==> flow/design.v <==
module cordic_step ( clock, ce, sin_in, cos_in, angle_in, t_angle, atan,
sin_out, cos_out, angle_out, t_angle_out );
parameter integer step = 0;  
parameter integer W = 12;  
input clock, ce;
input signed [W-1:0] sin_in, cos_in, angle_in, t_angle, atan;
output reg signed [W-1:0] sin_out, cos_out, angle_out, t_angle_out;
always @ (posedge clock)
begin
if( ce == 1'b1 )
begin
if(t_angle >= angle_in)
begin
cos_out <= cos_in - (sin_in >>> step);
sin_out <= ((cos_in >>> step) + sin_in);
angle_out <= angle_in + atan;
end
else if (t_angle < angle_in)
begin
cos_out <= cos_in + (sin_in >>> step);
sin_out <= -(cos_in >>> step) + sin_in;
angle_out <= angle_in - atan;
end
t_angle_out <= t_angle;
end  
end
endmodule
module mul_Kn(clock, ce, value_in, value_out, t_angle );
parameter integer W = 12;  
parameter FXP_SHIFT = 10;  
input clock, ce;
input signed[W-1:0] value_in, t_angle;
output reg signed[W-1:0] value_out;
reg signed [2*W-1:0] val, val_0, val_2, val_4, val_5, val_7, val_7_9_d, val_9;  
reg signed [2*W-1:0] val_0_2, val_4_5, val_7_9, val_0_2_4_5, val_0_2_4_5_7_9;  
always @ (posedge clock)
begin
if( ce == 1'b1 )
begin
val = value_in; val_0 <= val; val_2 <= val << 2; val_4 <= val << 4;
val_5 <= val << 5; val_7 <= val << 7; val_9 <= val << 9;
val_0_2 <= val_0 - val_2; val_4_5 <= val_4 - val_5; val_7_9 <= val_7 + val_9;
val_0_2_4_5 <= val_0_2 + val_4_5;
val_7_9_d <= val_7_9;  
val_0_2_4_5_7_9 = val_0_2_4_5 + val_7_9_d;
value_out <= val_0_2_4_5_7_9 >>> FXP_SHIFT;
end
end
endmodule
module cordic_pipeline_rtl( clock, reset, ce, angle_in, sin_out, cos_out, valid_out );
parameter integer W = 12;  
parameter FXP_MUL = 1024;  
parameter PIPE_LATENCY = 15;  
input clock, reset, ce;
input signed [W-1:0] angle_in;  
output signed [W-1:0] sin_out, cos_out;
output valid_out;
wire signed [11:0] atan[0:10];  
assign atan[0] = 12'sd804;
assign atan[1] = 12'sd475;
assign atan[2] = 12'sd251;
assign atan[3] = 12'sd127;
assign atan[4] = 12'sd64;
assign atan[5] = 12'sd32;
assign atan[6] = 12'sd16;
assign atan[7] = 12'sd8;
assign atan[8] = 12'sd4;
assign atan[9] = 12'sd2;
assign atan[10] = 12'sd1;
wire signed [W-1:0] sin_tab [0:11];
wire signed [W-1:0] cos_tab [0:11];
wire signed [W-1:0] t_angle_tab [0:11];  
wire signed [W-1:0] angle_tab [0:11];
reg unsigned [4:0] valid_cnt;  
always@(posedge clock)
begin
if ( reset == 1'b0 )
valid_cnt <= PIPE_LATENCY;  
else
if( ( valid_cnt != 0 ) && ( ce == 1'b1 ) )
valid_cnt <= valid_cnt - 1;  
end
assign valid_out = ( valid_cnt == 0 )? 1'b1 : 1'b0;  
assign cos_tab[0] = 1.0 * FXP_MUL;
assign sin_tab[0] = 0;
assign angle_tab[0] = 0;
assign t_angle_tab[0] = angle_in;
cordic_step #(0) cordic_step_0 ( clock, ce, sin_tab[0], cos_tab[0], angle_tab[0], t_angle_tab[0], atan[0],
sin_tab[1], cos_tab[1], angle_tab[1], t_angle_tab[1] );
cordic_step #(1) cordic_step_1 ( clock, ce, sin_tab[1], cos_tab[1], angle_tab[1], t_angle_tab[1], atan[1],
sin_tab[2], cos_tab[2], angle_tab[2], t_angle_tab[2] );
cordic_step #(2) cordic_step_2 ( clock, ce, sin_tab[2], cos_tab[2], angle_tab[2], t_angle_tab[2], atan[2],
sin_tab[3], cos_tab[3], angle_tab[3], t_angle_tab[3] );
cordic_step #(3) cordic_step_3 ( clock, ce, sin_tab[3], cos_tab[3], angle_tab[3], t_angle_tab[3], atan[3],
sin_tab[4], cos_tab[4], angle_tab[4], t_angle_tab[4] );
cordic_step #(4) cordic_step_4 ( clock, ce, sin_tab[4], cos_tab[4], angle_tab[4], t_angle_tab[4], atan[4],
sin_tab[5], cos_tab[5], angle_tab[5], t_angle_tab[5] );
cordic_step #(5) cordic_step_5 ( clock, ce, sin_tab[5], cos_tab[5], angle_tab[5], t_angle_tab[5], atan[5],
sin_tab[6], cos_tab[6], angle_tab[6], t_angle_tab[6] );
cordic_step #(6) cordic_step_6 ( clock, ce, sin_tab[6], cos_tab[6], angle_tab[6], t_angle_tab[6], atan[6],
sin_tab[7], cos_tab[7], angle_tab[7], t_angle_tab[7] );
cordic_step #(7) cordic_step_7 ( clock, ce, sin_tab[7], cos_tab[7], angle_tab[7], t_angle_tab[7], atan[7],
sin_tab[8], cos_tab[8], angle_tab[8], t_angle_tab[8] );
cordic_step #(8) cordic_step_8 ( clock, ce, sin_tab[8], cos_tab[8], angle_tab[8], t_angle_tab[8], atan[8],
sin_tab[9], cos_tab[9], angle_tab[9], t_angle_tab[9] );
cordic_step #(9) cordic_step_9 ( clock, ce, sin_tab[9], cos_tab[9], angle_tab[9], t_angle_tab[9], atan[9],
sin_tab[10], cos_tab[10], angle_tab[10], t_angle_tab[10] );
cordic_step #(10)cordic_step_10( clock, ce, sin_tab[10], cos_tab[10], angle_tab[10], t_angle_tab[10],
atan[10], sin_tab[11], cos_tab[11], angle_tab[11], t_angle_tab[11] );
mul_Kn mul_Kn_sin ( clock, ce, sin_tab[11], sin_out, t_angle_tab[11] );
mul_Kn mul_Kn_cos ( clock, ce, cos_tab[11], cos_out, t_angle_tab[11] );
endmodule
# ---- Reports on cordic_pipeline_rtl
# The steps from the RTL of cordic_pipeline_rtl to its reports follow in flow order.
# Line numbers count from 1 in the design file above.
# Operators carry their Yosys type and port widths (W data, S select, Z words).
# Cell names lack the library's common part.
# The mark -- stands for no value.
dict set report inputs {
  top_module {cordic_pipeline_rtl}
  clock {clock}
  lib {sky130hd}
  lib_corner {tt_025C_1v80}
}

# ---- After elaboration
# Source: Yosys, flattened and elaborated. Widths are those after wreduce. Registers that Yosys merges into a memory's read port (data or address) are not register bits. Print and check cells do not count.
dict set report word_totals {
  word_cells 252
  in_bits 15
  reg_bits 849
}
dict set report op_classes {
  reduce_and_logical 25
  mux 61
  compare 22
  addsub 78
}
# operator n
set op_table {}
lappend op_table {{$mux W12} 60}
lappend op_table {{$ge A12 B12 Y1} 10}
lappend op_table {{$lt A12 B12 Y1} 10}
lappend op_table {{$add A12 B12 Y12} 9}
lappend op_table {{$add A19 B21 Y22} 2}
lappend op_table {{$add A22 B22 Y22} 2}
lappend op_table {{$add A15 B18 Y19} 2}
lappend op_table {{$sub A16 B17 Y18} 2}
lappend op_table {{$sub A12 B14 Y15} 2}
lappend op_table {{$add A12 B8 Y12 const B} 2}
lappend op_table {{$sub A12 B8 Y12 const B} 2}
lappend op_table {{$reduce_and A2 Y1} 11}
lappend op_table {{$reduce_bool A2 Y1} 11}
lappend op_table {{$add A10 B12 Y12} 1}
lappend op_table {{$add A10 B12 Y12 const A} 1}
lappend op_table {{$neg A10 Y12} 1}
lappend op_table {{$add A11 B12 Y12 const A} 1}
lappend op_table {{$ge A12 B1 Y1 const B} 1}
lappend op_table {{$lt A12 B1 Y1 const B} 1}
lappend op_table {{$add A12 B10 Y12} 1}
lappend op_table {{$sub A12 B10 Y12} 1}
lappend op_table {{$add A12 B10 Y12 const B} 1}
lappend op_table {{$sub A12 B10 Y12 const B} 1}
lappend op_table {{$add A12 B11 Y12 const A} 1}
lappend op_table {{$sub A12 B11 Y12 const A} 1}
lappend op_table {{$add A12 B2 Y12} 1}
lappend op_table {{$sub A12 B2 Y12} 1}
lappend op_table {{$add A12 B3 Y12} 1}
# Not listed: further kinds 46, cells in them 46.

# ---- Logic depth
# Longest topological path by Yosys (ltp), each cell counted once; first at word level (registers and memories cut), then after technology mapping (sequential cells cut; the memories' decode and read muxes count).
dict set report logic_depth {
  word_depth 4
  ABC_AREA 0
  depth_mapped 22
}

# ---- Synthesis result
# The flow's flattened synthesis, as Yosys stat reports it; memories are mapped. The netlist is that of the ABC_AREA named above (0 if unset); the other value can give another one.
dict set report synth_totals {
  ff_cells 596
  sequential_area_um2 17847.1
  stdcells 2975
  n_buf 37
  yosys_area_um2 35373.9
}
# cell n area_total_um2
set by_type {}
lappend by_type {edfxtp_1 591 1.77E+04}
lappend by_type {ha_1 455 5692.96}
lappend by_type {xnor2_1 240 2.1E+03}
lappend by_type {inv_1 347 1.3E+03}
lappend by_type {a21oi_1 197 985.946}
lappend by_type {nor2_1 200 750.72}
lappend by_type {xor2_1 79 691.914}
lappend by_type {fa_1 29 580.557}
lappend by_type {a21o_1 72 540.518}
lappend by_type {o21ai_0 100 500.48}
lappend by_type {o21bai_1 63 472.954}
lappend by_type {nand2_1 115 431.664}
lappend by_type {nor3_1 70 350.336}
lappend by_type {nor2b_1 37 231.472}
lappend by_type {o21a_1 26 195.187}
lappend by_type {a21boi_0 21 157.651}
lappend by_type {a31oi_1 24 150.144}
lappend by_type {mux2i_1 15 150.144}
# Other cell types: 80; their cells: 294.
# By module: a second synthesis without flattening, with its own total; a netlist apart from the flattened one above.
dict set report unflattened {
  hier_cells 4868
  area_unflattened_um2 52026.1
}
# Rows give one instance, submodules left out.
# module seq_area_um2 n_inst mod_area_um2 n_cells
set modules {}
lappend modules {mul_Kn 2702.6 2 4993.5 401}
lappend modules {{cordic_step #(step=0)} 1411.4 1 4200.3 449}
lappend modules {{cordic_step #(step=2)} 1441.4 1 3911.3 393}
lappend modules {{cordic_step #(step=7)} 1441.4 1 3857.4 371}
lappend modules {{cordic_step #(step=3)} 1441.4 1 3844.9 381}
lappend modules {{cordic_step #(step=6)} 1441.4 1 3834.9 371}
lappend modules {{cordic_step #(step=5)} 1441.4 1 3833.7 368}
lappend modules {{cordic_step #(step=1)} 1441.4 1 3813.7 354}
lappend modules {{cordic_step #(step=4)} 1441.4 1 3756.1 365}
lappend modules {{cordic_step #(step=9)} 1441.4 1 3654.8 338}
lappend modules {{cordic_step #(step=8)} 1441.4 1 3602.2 334}
lappend modules {{cordic_step #(step=10)} 1441.4 1 3442.1 311}
lappend modules {cordic_pipeline_rtl 100.1 1 287.8 31}

# ---- Timing after synthesis
# Source: OpenSTA report_checks on the synthesized netlist (no wires, ideal clock, input and output delay 20% of the period each), path of least setup slack; recovery checks are left aside. Register names are those of the netlist, which keeps one name where synthesis merged equal registers.
dict set report synth_path {
  path_kind {reg2reg}
  from {register cordic_step_6.angle_out[7]}
  to {register cordic_step_7.sin_out[11]}
  t_arrival_ns 4.021
  stages 20
  setup_slack_ns 0.222
  clock_period_ns 4.5
  required_time_ns 4.242
  path_delay_ns 4.279
  synth_period_reached_ns 4.278
}
# "path_delay_ns" = arrival - input delay + setup time.
# "stages": output pins that drive a net of the path, with the launching flip-flop's if there is one; two outputs of one cell count as two.
# "synth_period_reached_ns" = period - worst setup slack (recovery checks aside). The figure is calculated, with input and output delays left at 20% of the set period.
# The rows between start and end are the longest chain of elaborated cells between them; the timing report does not say that the signal goes this way. Where chains are equally long, one stands for them.
# Each line given opens the expression or statement behind the cell; cells for indexed reads and writes are added by Yosys, which also makes memories of some case tables.
# Ways into the end's enable are left out, as the timed path ends at the data pin.
dict set report synth_via {
  path_cell_list {edfxtp_1 inv_1 ha_1 a21o_1 a21o_1 a2111oi_0 o21ai_1 nand2_1 buf_1 o21ai_0 ha_1 a21o_1 a21oi_1 o21bai_1 a21oi_1 nor2b_1 o2111ai_1 nand3_1 o41a_1 xnor2_1}
  elab_chain_len 3
  cone_cells 4
  cone_lines 2
}
# item line
set synth_rtl {}
lappend synth_rtl {{start, declared} 7} ;# output reg signed [W-1:0] sin_out, cos_out, angle_out, t_angle_out;
lappend synth_rtl {{start, assigned} 16} ;# angle_out <= angle_in + atan;
lappend synth_rtl {{start, assigned} 22} ;# angle_out <= angle_in - atan;
lappend synth_rtl {{$lt A12 B12 Y1} 18} ;# else if (t_angle < angle_in)
lappend synth_rtl {{$mux W12} 18}
lappend synth_rtl {{$mux W12} 12} ;# if(t_angle >= angle_in)
lappend synth_rtl {{end, assigned} 15} ;# sin_out <= ((cos_in >>> step) + sin_in);
lappend synth_rtl {{end, assigned} 21} ;# sin_out <= -(cos_in >>> step) + sin_in;
lappend synth_rtl {{end, declared} 7}

# ---- Worst path after layout
# From the final timing report of run A: the path of least setup slack in the routed layout; clock arrival at registers is part of the times.
dict set report layout_path {
  path_kind {reg2reg}
  from {register cordic_step_7.angle_out[1]}
  to {register cordic_step_8.cos_out[11]}
  clock_period_ns 5.23
  setup_slack_ns 0.47
  required_time_ns 5.64
  t_arrival_ns 5.17
  stages 20
}
# The rows between start and end are the longest chain of elaborated cells between them; the timing report does not say that the signal goes this way. Where chains are equally long, one stands for them.
# Ways into the end's enable are left out, as the timed path ends at the data pin.
dict set report layout_via {
  path_cell_list {edfxtp_1 inv_1 ha_1 a21o_1 a21o_1 a2111oi_2 nor4b_1 o21ai_0 a31o_2 buf_4 mux2i_1 ha_1 nor2b_1 o21ai_0 a21boi_0 o21ai_0 a21boi_0 o2111ai_1 a31oi_1 xnor2_1}
  elab_chain_len 3
  cone_cells 4
  cone_lines 2
}
# item line
set layout_rtl {}
lappend layout_rtl {{start, declared} 7} ;# output reg signed [W-1:0] sin_out, cos_out, angle_out, t_angle_out;
lappend layout_rtl {{start, assigned} 16} ;# angle_out <= angle_in + atan;
lappend layout_rtl {{start, assigned} 22} ;# angle_out <= angle_in - atan;
lappend layout_rtl {{$lt A12 B12 Y1} 18} ;# else if (t_angle < angle_in)
lappend layout_rtl {{$mux W12} 18}
lappend layout_rtl {{$mux W12} 12} ;# if(t_angle >= angle_in)
lappend layout_rtl {{end, assigned} 14} ;# cos_out <= cos_in - (sin_in >>> step);
lappend layout_rtl {{end, assigned} 20} ;# cos_out <= cos_in + (sin_in >>> step);
lappend layout_rtl {{end, declared} 7}

# Stored flow runs of cordic_pipeline_rtl (3 of them; Yosys, OpenROAD, sky130hd). They differ in their settings and are not a sequence. Constraints: input delay and output delay 20% of the set period each, output load 0.01 pF.
# By "achieved_period_ns" is meant the clock period of the run minus its worst setup slack. This is arithmetic on one report: input and output delays are still those of the set period (20% each).
# "worst_path_ns" is the time allowed to the run's worst setup path (the clock period less input and output delay, where it has them) less its slack. Clock arrival times count: a late capture clock shortens it, a late launch clock lengthens it.
run="run A" settings CAP_MARGIN=30 CORE_ASPECT_RATIO=0.57 CORE_UTILIZATION=34 CTS_CLUSTER_SIZE=37 MAX_ROUTING_LAYER="met5" PLACE_DENSITY_LB_ADDON=0.19 SLEW_MARGIN=30 period_ns=5.23 CORE_MARGIN=2
run="run A" results yosys_chip_area_um2=35373.9 die_um2=106738.0 final_cell_area_um2=39596.7 ws_setup_ns=0.466 tns_ns=0.000 hold_ws_ns=0.411 achieved_period_ns=4.764 worst_path_ns=4.76 worst_path_kind="reg2reg"
run="run B" settings ABC_AREA=1 CAP_MARGIN=30 CORE_ASPECT_RATIO=0.72 CORE_MARGIN=4 CORE_UTILIZATION=40 CTS_CLUSTER_DIAMETER=304 GPL_TIMING_DRIVEN=0 PLACE_DENSITY_LB_ADDON=0.06 TNS_END_PERCENT=15 period_ns=4.5 SLEW_MARGIN=20
run="run B" results yosys_chip_area_um2=35775.6 die_um2=94353.2 final_cell_area_um2=40162.3 ws_setup_ns=0.393 tns_ns=0.000 hold_ws_ns=0.403 achieved_period_ns=4.107 worst_path_ns=4.11 worst_path_kind="reg2reg"
run="run C" settings CORE_ASPECT_RATIO=0.59 CORE_UTILIZATION=45 GPL_ROUTABILITY_DRIVEN=1 GPL_TIMING_DRIVEN=1 MIN_ROUTING_LAYER="met2" PLACE_DENSITY_LB_ADDON=0.19 SETUP_SLACK_MARGIN=0.06 SLEW_MARGIN=10 TNS_END_PERCENT=65 period_ns=2.43 CAP_MARGIN=20 CORE_MARGIN=2
run="run C" results yosys_chip_area_um2=35373.9 die_um2=80947.1 final_cell_area_um2=50073.0 ws_setup_ns=-1.703 tns_ns=-241.900 hold_ws_ns=0.213 achieved_period_ns=4.133 worst_path_ns=4.13 worst_path_kind="reg2reg"
